==> flow/design.v <==
module alu(
input [31:0] busA,busB,		 
input [3:0]func,		 
output reg[31:0] busC,		 
output [3:0] psr		 
);
wire  neg,zero,ov;		 
wire carry;			 
wire [31:0] addition;		 
wire caover;
assign {caover,addition[30:0]}=busA[30:0]+busB[30:0]; 	 
assign {carry,addition[31]}=busA[31]+busB[31]+caover;	 
assign neg=busC[31];									 
assign ov=caover^carry;									 
assign zero=(busC==0) ? 1 : 0;							 
always@(*)
begin
case(func)
	0:busC=busA&busB;	 
	1:busC=busA|busB;	 
	2:busC=~(busA|busB);	 
	3:busC=addition;	 
	4:busC=busA;		 
	5:busC=busA&busB;	 
	6:busC=busA|busB;	 
	7:busC=~(busA|busB);	 
	8:busC=busA+busB;	 
	9:busC=busA;		 
	10:busC=busA;		 
	11:begin busC[31:13]=19'b0;busC[12:0]=busA[12:0]; end				 
	12:begin busC[12:0]=busA[12:0]; busC[31:13]= (busA[12]==1) ? 19'b1111111111111111111 : 19'b0;end 	 
	13:busC=busA+1'b1;	 
	14:busC=busA+4'b100;	 
	15:busC={busA[31],busA[31],busA[31],busA[31],busA[31],busA[31:5]};		 
	default: busC=busA;
endcase
end
assign psr = {neg,zero,ov,carry};
endmodule
		module barrel_shifter
(
	input [31:0]	data_alu, 	 
	input 		shift_right,		 
	input [4:0]	sa, 	 
	output [31:0]	z 		 
);
wire [31:0] temp_1,temp_2,temp_3,temp_4,temp_5,temp_6,temp_7,temp_8,temp_9,temp_10;
assign temp_1=data_alu<<(16*sa[4]);
assign temp_2=temp_1<<(8*sa[3]);
assign temp_3=temp_2<<(4*sa[2]);
assign temp_4=temp_3<<(2*sa[1]);
assign temp_5=temp_4<<(sa[0]);
assign temp_6=data_alu>>(16*sa[4]);
assign temp_7=temp_6>>(8*sa[3]);
assign temp_8=temp_7>>(4*sa[2]);
assign temp_9=temp_8>>(2*sa[1]);
assign temp_10=temp_9>>(sa[0]);
assign	z= (shift_right==1) ? temp_10 : temp_5;  
endmodule
module control_branch_logic(
input ir13, 
input [3:0] psr, 
input [2:0] cond, 
output reg [1:0] out 
);
parameter Next=2'b00;
parameter Jump=2'b01;
parameter Dec=2'b10;
wire n,z,v,c;
assign {n,z,v,c} = psr;  
always@(*)
	begin
		case(cond)
		0:out=Next;  
		1:if(n==1)
			out=Jump; 
		else
			out=Next;
		2:if(z==1)
			out=Jump; 
		else
			out=Next;
		3:if(v==1)
			out=Jump; 
		else
			out=Next;
		4:if(c==1)
			out=Jump; 
		else
			out=Next;
		5:if(ir13==1)
			out=Jump; 
		else
			out=Next;
		6:out=Jump; 
		7:out=Dec; 
		endcase
	end
endmodule
module control_store (
input rst,
input [10:0]	address,
output reg[40:0] mir 
);
always@(*)
begin
if (rst)
	mir=41'b10000001000000100101010010100000000000000;	
else
begin
	case(address)
0:mir=41'b10000001000000100101010010100000000000000; 
1:mir=41'b00000000000000000000000010111100000000000; 
1152:mir=41'b10010100000000000000100101011011111111111; 
1280:mir=41'b10000001000000001111000010100000000000000; 
1281:mir=41'b10010101001010100001000100000000000000000; 
1282:mir=41'b10000101000010100001000100000000000000000; 
1283:mir=41'b10000001000010100000000100011000000000000; 
1600:mir=41'b00000000000000000000000010110111001000010;
1601:mir=41'b00000010000001000000100001111011111111111;
1602:mir=41'b10010100000000100001000110000000000000000;
1603:mir=41'b00000011000010000000100001111011111111111;
1604:mir=41'b00000000000000000000000010110111001000110;
1605:mir=41'b00000010000001000000100000011011111111111;
1606:mir=41'b10010100000000100001000101100000000000000;
1607:mir=41'b00000011000010000000100000011011111111111;
1608:mir=41'b00000000000000000000000010110111001001010;
1609:mir=41'b00000010000001000000100000111011111111111;
1610:mir=41'b10010100000000100001000101100000000000000;
1611:mir=41'b00000011000010000000100000111011111111111;
1624:mir=41'b00000000000000000000000010110111001011010;
1625:mir=41'b00000010000001000000100001011011111111111;
1626:mir=41'b10010100000000100001000101100000000000000;
1627:mir=41'b00000011000010000000100001011011111111111;
1688:mir=41'b00000000000000000000000010100011010011010;
1689:mir=41'b00000010000001000000100010011011111111111;
1690:mir=41'b10010100000000100001000101100000000000000;
1691:mir=41'b00000011000010000000100010011011111111111;
1760:mir=41'b00000000000000000000000010110111011100010;
1761:mir=41'b00000010000001100000000100011000000000000;
1762:mir=41'b10010100000000100001000110000000000000000;
1763:mir=41'b00000011000010100000000100011000000000000;
1792:mir=41'b00000010000001100001000100010111100000010;
1793:mir=41'b10000101000010000000110010111011111111111;
1794:mir=41'b10010100000000100001000110000000000000000;
1795:mir=41'b00000011000010100001000100011011100000001;
1808:mir=41'b00000010000001100001000100010111100010010;
1809:mir=41'b10010100000000100101000111111000000101000;
40:mir=41'b10010100000000100101000111100000000000000;
41:mir=41'b10010100000000100101000111100000000000000;
42:mir=41'b10010100000000100101000111100000000000000;
43:mir=41'b10010100000000100101000111100000000000000;
44:mir=41'b10000100000001000000001010111011111111111;
1810:mir=41'b10010100000000100001000110000000000000000;
1811:mir=41'b00000011000010100001000100011011100010001;
1088:mir=41'b00000000000000000000000010111000000000010;
1116:mir=41'b00000000000000000000000010111000000000010;
2:mir=41'b10010100000000100001000101000000000000000;
3:mir=41'b10000100000000100001000111100000000000000;
4:mir=41'b10000100000000100001000111100000000000000;
5:mir=41'b10010100000000100101000111100000000000000;
6:mir=41'b10010100000000100101000111100000000000000;
7:mir=41'b10010100000000100101000111100000000000000;
8:mir=41'b10010101001010100101000100010100000001100;
9:mir=41'b10010101001010100101000100010100000001101;
10:mir=41'b10010101001010100101000100001000000001100;
11:mir=41'b00000000000000000000000010111011111111111;
12:mir=41'b10000001000010100000000100011000000000000;
13:mir=41'b10010101001010100101000100010100000010000;
14:mir=41'b00000000000000000000000010110000000001100;
15:mir=41'b00000000000000000000000010111011111111111;
16:mir=41'b00000000000000000000000010110100000010011;
17:mir=41'b00000000000000000000000010100100000001100;
18:mir=41'b00000000000000000000000010111011111111111;
19:mir=41'b00000000000000000000000010101100000001100;
20:mir=41'b00000000000000000000000010111011111111111;
2047:mir=41'b10000000000000100000000111011000000000000;
2046:mir=41'b11111111111111111111111111111111111111111;
default:mir=41'b10000001000000100101010010100000000000000;
endcase
end
	end
endmodule
module csai(
input ack,rst,
input [10:0] actual_addr,
output reg [10:0] next_addr
);
always@(posedge ack)
next_addr <= rst ? 11'd0:actual_addr+11'd1;
endmodule
module decoder(
input[5:0] seleccion,
output reg [37:0] habilitador
);
always@(*)
begin
	case(seleccion)
		0:habilitador=38'b00000000000000000000000000000000000000;
		1:habilitador=38'b00000000000000000000000000000000000010;
		2:habilitador=38'b00000000000000000000000000000000000100;
		3:habilitador=38'b00000000000000000000000000000000001000;
		4:habilitador=38'b00000000000000000000000000000000010000;
		5:habilitador=38'b00000000000000000000000000000000100000;
		6:habilitador=38'b00000000000000000000000000000001000000;
		7:habilitador=38'b00000000000000000000000000000010000000;
		8:habilitador=38'b00000000000000000000000000000100000000;
		9:habilitador=38'b00000000000000000000000000001000000000;
		10:habilitador=38'b00000000000000000000000000010000000000;
		11:habilitador=38'b00000000000000000000000000100000000000;
		12:habilitador=38'b00000000000000000000000001000000000000;
		13:habilitador=38'b00000000000000000000000010000000000000;
		14:habilitador=38'b00000000000000000000000100000000000000;
		15:habilitador=38'b00000000000000000000001000000000000000;
		16:habilitador=38'b00000000000000000000010000000000000000;
		17:habilitador=38'b00000000000000000000100000000000000000;
		18:habilitador=38'b00000000000000000001000000000000000000;
		19:habilitador=38'b00000000000000000010000000000000000000;
		20:habilitador=38'b00000000000000000100000000000000000000;
		21:habilitador=38'b00000000000000001000000000000000000000;
		22:habilitador=38'b00000000000000010000000000000000000000;
		23:habilitador=38'b00000000000000100000000000000000000000;
		24:habilitador=38'b00000000000001000000000000000000000000;
		25:habilitador=38'b00000000000010000000000000000000000000;
		26:habilitador=38'b00000000000100000000000000000000000000;
		27:habilitador=38'b00000000001000000000000000000000000000;
		28:habilitador=38'b00000000010000000000000000000000000000;
		29:habilitador=38'b00000000100000000000000000000000000000;
		30:habilitador=38'b00000001000000000000000000000000000000;
		31:habilitador=38'b00000010000000000000000000000000000000;
		32:habilitador=38'b00000100000000000000000000000000000000;
		33:habilitador=38'b00001000000000000000000000000000000000;
		34:habilitador=38'b00010000000000000000000000000000000000;
		35:habilitador=38'b00100000000000000000000000000000000000;
		36:habilitador=38'b01000000000000000000000000000000000000;
		37:habilitador=38'b10000000000000000000000000000000000000;
		default:habilitador=38'b00000000000000000000000000000000000000;
	endcase
end
endmodule
module m_mir(
input clk,rst,
input [40:0] in_mir, 
output reg [40:0] out_mir 
);
parameter Reset=0; 	 
parameter [40:0] Refresh=1;	 
parameter rst_mir=41'b10000001000000100101010010100000000000000; 
reg rState,sState;	 
	always@(posedge clk)
	if (rst) rState <= Reset;
	else rState <= sState;
	always @ (*)
	case (rState)
	Reset:sState=Refresh;
	Refresh:sState=Refresh; 
	default: sState = Reset;
	endcase
	always@(posedge clk)
	if (rst) out_mir<=rst_mir;
	else
	case(sState)
	Reset:begin out_mir<=rst_mir; end
	Refresh:begin out_mir<=in_mir;end
	default:begin out_mir<=rst_mir;end
	endcase
endmodule
module multiplexor #(
parameter N=4,  
parameter M=8,  
parameter P=2   
)
(
input [P-1:0]selection, 
input[M*N-1:0] datain, 
output [M-1:0] dataout 
);
wire [31:0] temp; 
assign temp= datain>>(M*selection);
assign dataout= temp;
endmodule
module mux_csa(
input [10:0] in_a, in_b, in_c,in_d, 
input [1:0]  select, 
output [10:0] out 
);
assign out=(select==2'b00)?in_a:(select==2'b01)?in_b:(select==2'b10)?in_c:in_d;
endmodule
module mux_instruction_selector #(
	parameter M=6, 
	parameter N=1 
)
(
input [N-1:0]selection,
input [M-2:0] data_1, 
input [M-1:0] data_0,
output [M-1:0] z
);
assign z=(selection==1)? data_1:data_0;
endmodule
module psr(
input ccsignal,n,z,v,c,clk,rst, 
output reg nout,zout,vout,cout
);
parameter [1:0] Reset=2'b00;  
parameter [1:0] Wait=2'b01; 
parameter [1:0] Refresh=2'b10; 
reg [1:0] rState,sState; 
	always@(posedge clk)
	if (rst) rState <= Reset;
	else rState <= sState;
	always @ (*)
	case (rState)
	Reset: sState= (!rst) ? Wait:Reset ;
	Wait:begin sState= (rst) ? Reset:(!ccsignal) ? Refresh: Wait; end
	Refresh:begin sState= rst ? Reset : ccsignal ? Wait : Refresh; end
	default: sState = Reset;
	endcase
	always@(posedge clk)
	if (rst) begin nout<=0;vout<=0;zout<=0;cout<=0;end
	else
	case(sState)
	Reset:begin nout<=0;vout<=0;zout<=0;cout<=0;end
	Wait:begin nout<=nout;vout<=vout;zout<=zout;cout<=cout;end
	Refresh:begin nout<=n;vout<=v;zout<=z;cout<=c;end
	default:begin nout<=nout;vout<=vout;zout<=zout;cout<=cout;end
	endcase
endmodule
module registro (
	input clk,writer,rst,
	input [31:0] datain,
	output [31:0] dataout
);
reg [31:0] datareg;
	assign dataout=datareg;
always@(posedge clk)
begin
	if(rst)
	 datareg<=0;
	else if(writer)
	 datareg<=datain;
end
endmodule
module shifter
(
	input[31:0]	data_alu,
	input[4:0]	bus_b,
	input[3:0]	func,
	output [31:0]z	
);
wire [4:0] w_sa;
wire w_shift_right;
shifter_control sc(
.func(func),
.bus_b(bus_b[4:0]),
.shift_right(w_shift_right),
.sa(w_sa)
);
barrel_shifter bs(
.data_alu(data_alu),
.shift_right(w_shift_right),
.sa(w_sa),
.z(z)
);
endmodule
module shifter_control 
(
	input [3:0]	func,  
	input [4:0]	bus_b,  
	output reg	shift_right,  
	output reg[4:0] sa  
);
always@(*)
begin
	case(func)
	4: 	 begin shift_right=1'b1; sa=bus_b; end 
	9: 	 begin shift_right=1'b0; sa=2; end 
	10:	 begin shift_right=1'b0; sa=10; end 
	default: begin shift_right=1'b0; sa=0; end 
	endcase
end
endmodule
module control_section(
input clk,rst,
input [31:0] ir,
input [3:0] w_psr,  
output [40:0]mir
);
wire [40:0] w_mir,w_mir_in;
wire [10:0] w_ir_addr;
wire [10:0] 
	    w_next_addr, 
	    w_cs_addr; 
wire w_ir13;  
wire [2:0] w_cond;  
wire [1:0] w_sel_csa;  
assign w_ir13=ir[13];
assign w_cond=w_mir[13:11];
assign w_ir_addr={1'b1,ir[31:30],ir[24:19],2'b00};
assign mir=w_mir;
csai csai(
.actual_addr(w_cs_addr),
.ack(clk),
.rst(rst),
.next_addr(w_next_addr)
);
control_branch_logic cbl(
.ir13(w_ir13),
.psr(w_psr),
.cond(w_cond),
.out(w_sel_csa)
);
mux_csa csa_m(
.select(w_sel_csa),
.in_a(w_next_addr),
.in_b(w_mir[10:0]),
.in_c(w_ir_addr),
.in_d(0),
.out(w_cs_addr)
);
control_store cs(
.rst(rst),
.mir(w_mir_in),
.address(w_cs_addr)
);
m_mir mmir(
.in_mir(w_mir_in),
.clk(clk),
.rst(rst),
.out_mir(w_mir)
);
endmodule
module datapath #(
parameter R=16  
)
(
input clk,rst,
input [40:0] mir,
input [31:0] data_MM,  
output [31:0]	w_ir,
		busA,
		busB,
output [7:0] data,
output [3:0] w_psr
);
wire [5:0]	w_mux_a,    
		w_mux_b,    
		w_dec_c;    
wire [3:0]	w_flags;      
wire [31:0]	w_bus_a,
		w_data_alu,
		w_data_shifter,
		w_bus_b,
		w_bus_c;      
wire [37:0]		w_writer;   
wire [(32*(R+6)-1):0] 	w_data_reg;  
wire [31:0]		w_data_ir;   
wire [4:0]		w_auxiliar_a,
			w_auxiliar_b; 
assign w_data_reg[(R+6)*32-1:(R+5)*32]=w_data_ir;
assign w_ir=w_data_ir;
assign busA = w_bus_a;
assign busB = w_bus_b;
assign w_data_reg[31:0] = 0;
	registro reg_1(
		.rst(rst),			
		.clk(clk),
		.writer(w_writer[1]),
		.datain(w_bus_c),
		.dataout(w_data_reg[32*(2)-1:32*(1)])
		);
	registro reg_2(
		.rst(rst),			
		.clk(clk),
		.writer(w_writer[2]),
		.datain(w_bus_c),
		.dataout(w_data_reg[32*(3)-1:32*(2)])
		);
	registro reg_3(
		.rst(rst),			
		.clk(clk),
		.writer(w_writer[3]),
		.datain(w_bus_c),
		.dataout(w_data_reg[32*(4)-1:32*(3)])
		);
	registro reg_4(
		.rst(rst),			
		.clk(clk),
		.writer(w_writer[4]),
		.datain(w_bus_c),
		.dataout(w_data_reg[32*(5)-1:32*(4)])
		);
	registro reg_5(
		.rst(rst),			
		.clk(clk),
		.writer(w_writer[5]),
		.datain(w_bus_c),
		.dataout(w_data_reg[32*(6)-1:32*(5)])
		);
	registro reg_6(
		.rst(rst),			
		.clk(clk),
		.writer(w_writer[6]),
		.datain(w_bus_c),
		.dataout(w_data_reg[32*(7)-1:32*(6)])
		);
	registro reg_7(
		.rst(rst),			
		.clk(clk),
		.writer(w_writer[7]),
		.datain(w_bus_c),
		.dataout(w_data_reg[32*(8)-1:32*(7)])
		);
	registro reg_8(
		.rst(rst),			
		.clk(clk),
		.writer(w_writer[8]),
		.datain(w_bus_c),
		.dataout(w_data_reg[32*(9)-1:32*(8)])
		);
	registro reg_9(
		.rst(rst),			
		.clk(clk),
		.writer(w_writer[9]),
		.datain(w_bus_c),
		.dataout(w_data_reg[32*(10)-1:32*(9)])
		);
	registro reg_10(
		.rst(rst),			
		.clk(clk),
		.writer(w_writer[10]),
		.datain(w_bus_c),
		.dataout(w_data_reg[32*(11)-1:32*(10)])
		);
	registro reg_11(
		.rst(rst),			
		.clk(clk),
		.writer(w_writer[11]),
		.datain(w_bus_c),
		.dataout(w_data_reg[32*(12)-1:32*(11)])
		);
	registro reg_12(
		.rst(rst),			
		.clk(clk),
		.writer(w_writer[12]),
		.datain(w_bus_c),
		.dataout(w_data_reg[32*(13)-1:32*(12)])
		);
	registro reg_13(
		.rst(rst),			
		.clk(clk),
		.writer(w_writer[13]),
		.datain(w_bus_c),
		.dataout(w_data_reg[32*(14)-1:32*(13)])
		);
	registro reg_14(
		.rst(rst),			
		.clk(clk),
		.writer(w_writer[14]),
		.datain(w_bus_c),
		.dataout(w_data_reg[32*(15)-1:32*(14)])
		);
	registro reg_15(
		.rst(rst),			
		.clk(clk),
		.writer(w_writer[15]),
		.datain(w_bus_c),
		.dataout(w_data_reg[32*(16)-1:32*(15)])
		);
	registro pc(
		.rst(rst),
		.clk(clk),
		.writer(w_writer[R+16]),
		.datain(w_bus_c),
		.dataout(w_data_reg[32*(R+1)-1:32*(R)])
		);
	registro temp_0(
		.rst(rst),
		.clk(clk),
		.writer(w_writer[R+1+16]),
		.datain(w_bus_c),
		.dataout(w_data_reg[32*(R+2)-1:32*(R+1)])
		);
	registro temp_1(
		.rst(rst),
		.clk(clk),
		.writer(w_writer[R+2+16]),
		.datain(w_bus_c),
		.dataout(w_data_reg[32*(R+3)-1:32*(R+2)])
		);
	registro temp_2(
		.rst(rst),
		.clk(clk),
		.writer(w_writer[R+3+16]),
		.datain(w_bus_c),
		.dataout(w_data_reg[32*(R+4)-1:32*(R+3)])
		);
	registro temp_3(
		.rst(rst),
		.clk(clk),
		.writer(w_writer[R+4+16]),
		.datain(w_bus_c),
		.dataout(w_data_reg[32*(R+5)-1:32*(R+4)])
		);
	registro ir(
		.rst(rst),	
		.clk(clk),
		.writer(w_writer[R+5+16]),
		.datain(w_bus_c),
		.dataout(w_data_ir)
		);
	mux_instruction_selector #(.M(6)) mux_is_a(
		.selection(mir[34]),
		.data_0(mir[40:35]), 
		.data_1(w_data_ir[18:14]),  
		.z(w_mux_a)
	);
	mux_instruction_selector #(.M(6)) mux_is_b(
		.selection(mir[27]),
		.data_0(mir[33:28]),
		.data_1(w_data_ir[4:0]),  
		.z(w_mux_b)
	);
	mux_instruction_selector #(.M(6)) mux_is_c(
		.selection(mir[20]),
		.data_0(mir[26:21]),
		.data_1(w_data_ir[29:25]),  
		.z(w_dec_c)
	);
	assign w_auxiliar_a = (w_mux_a<16) ? w_mux_a : w_mux_a-6'b010000;
	assign w_auxiliar_b = (w_mux_b<16) ? w_mux_b : w_mux_b-6'b010000;
	multiplexor #(
		.N(22),  
		.M(32),  
		.P(5)    
		)
	selectionA(
		.selection(w_auxiliar_a),
		.datain(w_data_reg),
		.dataout(w_bus_a)
		);
	multiplexor #(
		.N(22),  
		.M(32),  
		.P(5)    
		)
	selectionB(
		.selection(w_auxiliar_b),
		.datain(w_data_reg),
		.dataout(w_bus_b)
		);
	multiplexor #(
		.N(2),  
		.M(32),  
		.P(1)    
		)
	selectionC(
		.selection(mir[19]),
		.datain({data_MM,w_data_shifter}),
		.dataout(w_bus_c)
		);
	decoder dec_c(
		.seleccion(w_dec_c),
		.habilitador(w_writer)
		);
	alu alu_1(
		.busA(w_bus_a),
		.busB(w_bus_b), 
		.func(mir[17:14]), 
		.busC(w_data_alu), 
		.psr(w_flags) 
		);
	psr psr(
		.clk(clk),
		.rst(rst),
		.ccsignal(mir[17]|mir[16]),
		.n(w_flags[3]),
		.z(w_flags[2]),
		.v(w_flags[1]),
		.c(w_flags[0]),
		.nout(w_psr[3]),
		.zout(w_psr[2]),
		.vout(w_psr[1]),
		.cout(w_psr[0])
		);
	shifter shift(
	.data_alu(w_data_alu),
	.bus_b(w_bus_b[4:0]),
	.func(mir[17:14]),
	.z(w_data_shifter)
	);
assign data=w_data_reg[32*(3)+7:32*(3)];
endmodule
module arc_core (
	input         clk,
	input         rst,         
	input  [31:0] mem_rdata,   
	output [31:0] mem_addr,    
	output [31:0] mem_wdata,   
	output        mem_rd,
	output        mem_wr
);
wire [31:0] w_ir;
wire [40:0] w_mir;
wire [3:0]  w_psr;
wire [31:0] w_bus_a, w_bus_b;
wire [7:0]  w_data_unused;
	control_section cs(
		.rst(rst),
		.clk(clk),
		.ir(w_ir),
		.w_psr(w_psr),
		.mir(w_mir)
		);
	datapath dapa (
		.rst(rst),
		.clk(clk),
		.mir(w_mir),
		.data_MM(mem_rdata),
		.w_psr(w_psr),
		.w_ir(w_ir),
		.busA(w_bus_a),
		.busB(w_bus_b),
		.data(w_data_unused)
		);
assign mem_addr  = w_bus_a;
assign mem_wdata = w_bus_b;
assign mem_rd    = w_mir[19];
assign mem_wr    = w_mir[18];
endmodule
# Reports on arc_core

Tool output for the design above, in the order of the flow.
Lines are those of the file above, counted from 1.
Operators carry their Yosys type and port widths (W data, S select, Z words).
Not given: --

Top module: arc_core
Clock port: clk
Cell library: sky130hd
Corner: tt_025C_1v80

# Word-level counts

Source: Yosys, flattened and elaborated, memories not mapped. Widths are those after wreduce. Registers that Yosys merges into a memory's read port (data or address) are not register bits. Print and check cells do not count. Equal cells are merged and count once.
Yosys's memory passes give these memory sizes; they may raise the number of words (mostly to a power of two), join words into wider ones and drop unused or constant bits.

Flip-flop bits (word level): 730
ROM bits: 2368
Memories: 1
Input bits: 34
Word-level cells: 201

Memories:

| name            | depth | width | read ports | write ports | line | source |
| (no name shown) | 64    | 37    | 1          | 0           | 198  | `case(seleccion)` |

Add/sub/neg operators: 9
Magnitude comparators: 2
Eq/ne operators: 93
Shifts and indexed selects: 13
Muxes and demuxes: 30
Bitwise operators: 5
Reduce/logical cells: 20

Operator list:

| cell                    | number |
| $pmux W41 S48           | 1 |
| $shr A704 B10 Y32       | 2 |
| $eq A11 B11 Y1 const B  | 41 |
| $pmux W19 S11           | 1 |
| $pmux W13 S9            | 1 |
| $eq A11 B4 Y1 const B   | 8 |
| $shr A64 B6 Y32         | 1 |
| $eq A11 B5 Y1 const B   | 5 |
| $eq A11 B6 Y1 const B   | 5 |
| $eq A11 B3 Y1 const B   | 4 |
| $mux W11                | 3 |
| $add A31 B31 Y32        | 1 |
| $add A32 B1 Y32 const B | 1 |
| $shl A32 B1 Y32         | 1 |
| $shr A32 B1 Y32         | 1 |
| $shl A32 B2 Y32         | 1 |
| $shr A32 B2 Y32         | 1 |
| $add A32 B3 Y32 const B | 1 |
| $shl A32 B3 Y32         | 1 |
| $shr A32 B3 Y32         | 1 |
| $add A32 B32 Y32        | 1 |
| $and A32 B32 Y32        | 1 |
| $or A32 B32 Y32         | 1 |
| $shl A32 B4 Y32         | 1 |
| $shr A32 B4 Y32         | 1 |
| $shl A32 B5 Y32         | 1 |
| $shr A32 B5 Y32         | 1 |
| $not A32 Y32            | 1 |

Not listed: further kinds 38, cells in them 83.

# Depth

Yosys ltp: most cells in a row. Word level: on the elaborated netlist, between registers, memories and ports. Mapped: between sequential cells and ports; inverters and the memories' decode and read muxes count.

Depth after elaboration: 14
ABC_AREA: 0
Gate-level depth with buffers: 38
Mapped depth without buffers: 29

# Mapped cells and area

Source: synth_stat.txt of the flow (Yosys; design flattened, memories mapped). It holds for the ABC_AREA given above (unset counts as 0); a run with the other value may have another netlist.

Cell types:

| cell                      | number | area in all (µm²) |
| sky130_fd_sc_hd__dfxtp_1  | 681    | 1.36E+04 |
| sky130_fd_sc_hd__nand3_1  | 837    | 4.19E+03 |
| sky130_fd_sc_hd__nand2_1  | 914    | 3430.79 |
| sky130_fd_sc_hd__o21ai_0  | 448    | 2242.15 |
| sky130_fd_sc_hd__mux2i_1  | 216    | 2.16E+03 |
| sky130_fd_sc_hd__clkbuf_1 | 352    | 1.32E+03 |
| sky130_fd_sc_hd__a21oi_1  | 215    | 1.08E+03 |
| sky130_fd_sc_hd__o31ai_1  | 129    | 968.429 |
| sky130_fd_sc_hd__nor2_1   | 239    | 897.11 |
| sky130_fd_sc_hd__ha_1     | 70     | 875.84 |
| sky130_fd_sc_hd__a21o_1   | 110    | 825.792 |
| sky130_fd_sc_hd__o21ai_1  | 140    | 700.672 |
| sky130_fd_sc_hd__and3_1   | 110    | 688.16 |
| sky130_fd_sc_hd__mux4_2   | 24     | 540.518 |
| sky130_fd_sc_hd__a211oi_1 | 67     | 502.982 |
| sky130_fd_sc_hd__a221oi_1 | 55     | 481.712 |
| sky130_fd_sc_hd__buf_2    | 81     | 405.389 |
| sky130_fd_sc_hd__o211ai_1 | 54     | 405.389 |

Other cell types: 122; their cells: 1134.

Mapped cells: 5876
Mapped area: 44594.0 µm²
Sequential part of the area: 13633.1 µm²
Flip-flops: 681
Buffer cells: 538

By module: a second synthesis without flattening, with its own total; a netlist apart from the flattened one above.

Cells (unflattened synthesis): 5124
Area (unflattened synthesis): 50581.0 µm²

Each row is one instance without its submodules.

By module:

| module                          | times used | cells | area (µm²) | sequential area (µm²) |
| registro                        | 21         | 103   | 1163.6     | 640.6 |
| multiplexor                     | 2          | 511   | 5886.9     | 0.0 |
| alu                             | 1          | 853   | 5512.8     | 0.0 |
| barrel_shifter                  | 1          | 469   | 3533.4     | 0.0 |
| control_store                   | 1          | 311   | 2006.9     | 0.0 |
| m_mir                           | 1          | 86    | 1103.6     | 820.8 |
| multiplexor                     | 1          | 36    | 544.3      | 0.0 |
| csai                            | 1          | 48    | 455.4      | 220.2 |
| decoder                         | 1          | 61    | 331.6      | 0.0 |
| mux_csa                         | 1          | 13    | 267.8      | 0.0 |
| psr                             | 1          | 19    | 234.0      | 140.1 |
| mux_instruction_selector #(M=6) | 3          | 6     | 65.1       | 0.0 |
| shifter_control                 | 1          | 10    | 96.3       | 0.0 |
| control_branch_logic            | 1          | 9     | 60.1       | 0.0 |

Further modules, not shown: 4.

# Worst setup path after synthesis

OpenSTA on the mapped netlist: ideal clock, no wires. The path of least setup slack (recovery checks aside). Input and output delay are each 20% of the period. Register names are those of the netlist, which keeps one name where synthesis merged equal registers.

Kind: register -> register
Start: register cs.mmir.out_mir[39]
End: register dapa.reg_9.datareg[17]
Period: 12.0 ns
Setup time: 0.127 ns
Arrival time: 7.928 ns
Setup slack: 3.945 ns
Delay of the path: 8.055 ns
Driving pins on the path: 36
Path buffers: 9
Synthesis period reached: 8.055 ns

"delay of the path" = arrival - input delay + setup time.
"driving pins on the path": output pins that drive a net of the path, with the launching flip-flop's if there is one; two outputs of one cell count as two.
"synthesis period reached" is the clock period less the worst setup slack; recovery checks do not enter. This is arithmetic on one report: input and output delays are still those of the set period (20% each).
At most two assigning lines are given for a register; there are more.

Path through: sky130_fd_sc_hd__dfxtp_1 sky130_fd_sc_hd__buf_2 sky130_fd_sc_hd__buf_4 sky130_fd_sc_hd__buf_2 sky130_fd_sc_hd__mux2_2 sky130_fd_sc_hd__buf_4 sky130_fd_sc_hd__clkbuf_1 sky130_fd_sc_hd__buf_1 sky130_fd_sc_hd__buf_1 sky130_fd_sc_hd__buf_1 sky130_fd_sc_hd__nand2_1 sky130_fd_sc_hd__nand3_1 sky130_fd_sc_hd__a21oi_1 sky130_fd_sc_hd__o41ai_1 sky130_fd_sc_hd__ha_1 sky130_fd_sc_hd__nand3_1 sky130_fd_sc_hd__nand4b_1 sky130_fd_sc_hd__a211o_1 sky130_fd_sc_hd__a21oi_1 sky130_fd_sc_hd__o211ai_1 sky130_fd_sc_hd__a21boi_0 sky130_fd_sc_hd__o21a_1 sky130_fd_sc_hd__nor2_1 sky130_fd_sc_hd__fa_1 sky130_fd_sc_hd__o221a_2 sky130_fd_sc_hd__nand2_1 sky130_fd_sc_hd__a211oi_1 sky130_fd_sc_hd__a32oi_1 sky130_fd_sc_hd__o31ai_1 sky130_fd_sc_hd__mux2i_4 sky130_fd_sc_hd__mux2i_2 sky130_fd_sc_hd__o22ai_1 sky130_fd_sc_hd__o21bai_1 sky130_fd_sc_hd__a311oi_2 sky130_fd_sc_hd__buf_2 sky130_fd_sc_hd__o21ai_0

Ends and longest elaborated chain, after synthesis:

| item               | line | source |
| start: declaration | 244  | `output reg [40:0] out_mir` |
| start: assignment  | 260  | `if (rst) out_mir<=rst_mir;` |
| start: assignment  | 263  | `Reset:begin out_mir<=rst_mir; end` |
| end: assignment    | 339  | `datareg<=0;` |
| end: assignment    | 341  | `datareg<=datain;` |
| end: declaration   | 334  | `reg [31:0] datareg;` |

Chain of elaborated cells between the ends: none given.
Some nets on the timed path still bear RTL names; the line given drives or declares the net.

Named nets, after synthesis:

| signal        | line | source |
| mem_wdata[10] | 279  | `assign temp= datain>>(M*selection);` |

# Path in the finished layout

Path of least setup slack in the final report of run B (OpenROAD, finished layout, wires in). Where an end is a register, its clock arrival counts in the times.

Kind: register -> register
Start: register cs.mmir.out_mir[39]
End: register dapa.reg_8.datareg[26]
Period: 17.7 ns
Setup time: 0.07 ns
Arrival time: 15.54 ns
Setup slack: 2.81 ns
Driving pins on the path: 37
Path buffers: 9

At most two assigning lines are given for a register; there are more.

Path through: sky130_fd_sc_hd__dfxtp_1 sky130_fd_sc_hd__buf_2 sky130_fd_sc_hd__buf_4 sky130_fd_sc_hd__buf_2 sky130_fd_sc_hd__mux2_2 sky130_fd_sc_hd__buf_4 sky130_fd_sc_hd__clkbuf_1 sky130_fd_sc_hd__clkbuf_1 sky130_fd_sc_hd__clkbuf_1 sky130_fd_sc_hd__nand2_1 sky130_fd_sc_hd__a311oi_2 sky130_fd_sc_hd__a311o_1 sky130_fd_sc_hd__a41o_1 sky130_fd_sc_hd__ha_1 sky130_fd_sc_hd__clkbuf_1 sky130_fd_sc_hd__a21o_1 sky130_fd_sc_hd__a311oi_1 sky130_fd_sc_hd__o21ai_0 sky130_fd_sc_hd__o31ai_1 sky130_fd_sc_hd__a21oi_1 sky130_fd_sc_hd__o211ai_1 sky130_fd_sc_hd__a21boi_0 sky130_fd_sc_hd__o21a_1 sky130_fd_sc_hd__nor2_1 sky130_fd_sc_hd__fa_1 sky130_fd_sc_hd__o221a_2 sky130_fd_sc_hd__nand2_1 sky130_fd_sc_hd__a211oi_1 sky130_fd_sc_hd__a32oi_1 sky130_fd_sc_hd__o31ai_1 sky130_fd_sc_hd__mux2i_4 sky130_fd_sc_hd__mux2i_2 sky130_fd_sc_hd__o22ai_1 sky130_fd_sc_hd__a211oi_1 sky130_fd_sc_hd__a211o_1 sky130_fd_sc_hd__buf_2 sky130_fd_sc_hd__o21ai_1

Ends and longest elaborated chain, post-layout:

| item               | line | source |
| start: declaration | 244  | `output reg [40:0] out_mir` |
| start: assignment  | 260  | `if (rst) out_mir<=rst_mir;` |
| start: assignment  | 263  | `Reset:begin out_mir<=rst_mir; end` |
| end: assignment    | 339  | `datareg<=0;` |
| end: assignment    | 341  | `datareg<=datain;` |
| end: declaration   | 334  | `reg [31:0] datareg;` |

Chain of elaborated cells between the ends: none given.

Flow measurements of arc_core on sky130hd: 6 stored runs with different settings, listed in no order. Input and output delays are each 20% of the period that was set; the output load is 0.01 pF.
"clock period achieved" is the run's clock period less its worst setup slack. It is reckoned from that one timing run; input and output delays stay at 20% of the period that was set.
"worst setup path time" = time allowed to the worst setup path (clock period - input delay - output delay, where it has them) - its slack; a late launch clock adds to it, a late capture clock takes from it.
"total power after layout" rests on the timing tool's default activity at the inputs, not on a simulated workload.
A setting shown as . is not set for that run.
Results: . = not shown.

| item                               | run A | run B                | run C | run D | run E | run F |
| ABC_AREA                           | 1     | 0                    | 1     | 1     | 1     | 1     |
| CAP_MARGIN                         | 25    | 20                   | 25    | 20    | 25    | 20    |
| CELL_PAD_IN_SITES_GLOBAL_PLACEMENT | 1     | 3                    | 1     | 2     | 2     | 2     |
| CORE_MARGIN                        | 3     | 2                    | 3     | 2     | 3     | 2     |
| CORE_UTILIZATION                   | 60    | 35                   | 60    | 40    | 60    | 40    |
| GPL_ROUTABILITY_DRIVEN             | 0     | .                    | 1     | .     | 1     | .     |
| GPL_TIMING_DRIVEN                  | 0     | 0                    | 0     | 0     | 0     | 0     |
| MIN_ROUTING_LAYER                  | met2  | .                    | met2  | met2  | met2  | met2  |
| SLEW_MARGIN                        | 10    | 10                   | 10    | 20    | 10    | 20    |
| period_ns                          | 12.0  | 17.7                 | 11.9  | 12.0  | 11.9  | 12.0  |
| CTS_CLUSTER_DIAMETER               | .     | 198                  | 388   | .     | 388   | .     |
| PLACE_DENSITY                      | .     | 0.55                 | .     | .     | .     | .     |
| SETUP_SLACK_MARGIN                 | .     | 2.07                 | .     | 3.36  | -0.51 | .     |
| TNS_END_PERCENT                    | .     | 5                    | .     | .     | .     | .     |
| CELL_PAD_IN_SITES_DETAIL_PLACEMENT | .     | .                    | 1     | 0     | 1     | 0     |
| CORE_ASPECT_RATIO                  | .     | .                    | 0.79  | .     | 0.79  | .     |
| PLACE_DENSITY_LB_ADDON             | .     | .                    | .     | 0.29  | 0.12  | 0.2   |
| HOLD_SLACK_MARGIN                  | .     | .                    | .     | .     | .     | 0.23  |
| die footprint (µm²)                | .     | 130281.0             | .     | .     | .     | .     |
| worst setup path time (ns)         | .     | 14.89                | .     | .     | .     | .     |
| kind of the worst setup path       | .     | register -> register | .     | .     | .     | .     |
| clock period achieved (ns)         | .     | 14.892               | .     | .     | .     | .     |
| worst slack on setup checks (ns)   | .     | 2.808                | .     | .     | .     | .     |
| post-layout utilization            | .     | 0.41                 | .     | .     | .     | .     |
| worst hold slack (ns)              | .     | 0.471                | .     | .     | .     | .     |
| total power after layout (mW)      | .     | 5.382                | .     | .     | .     | .     |
| synthesis area (µm²)               | .     | 44594.0              | .     | .     | .     | .     |

Run A: did not finish, placement stopped with GPL-0301
Run C: did not finish, placement stopped with GPL-0301
Run D: did not finish, routing stopped with GRT-0116
Run E: did not finish, placement stopped with FLW-0024
Run F: did not finish, routing stopped with GRT-0116
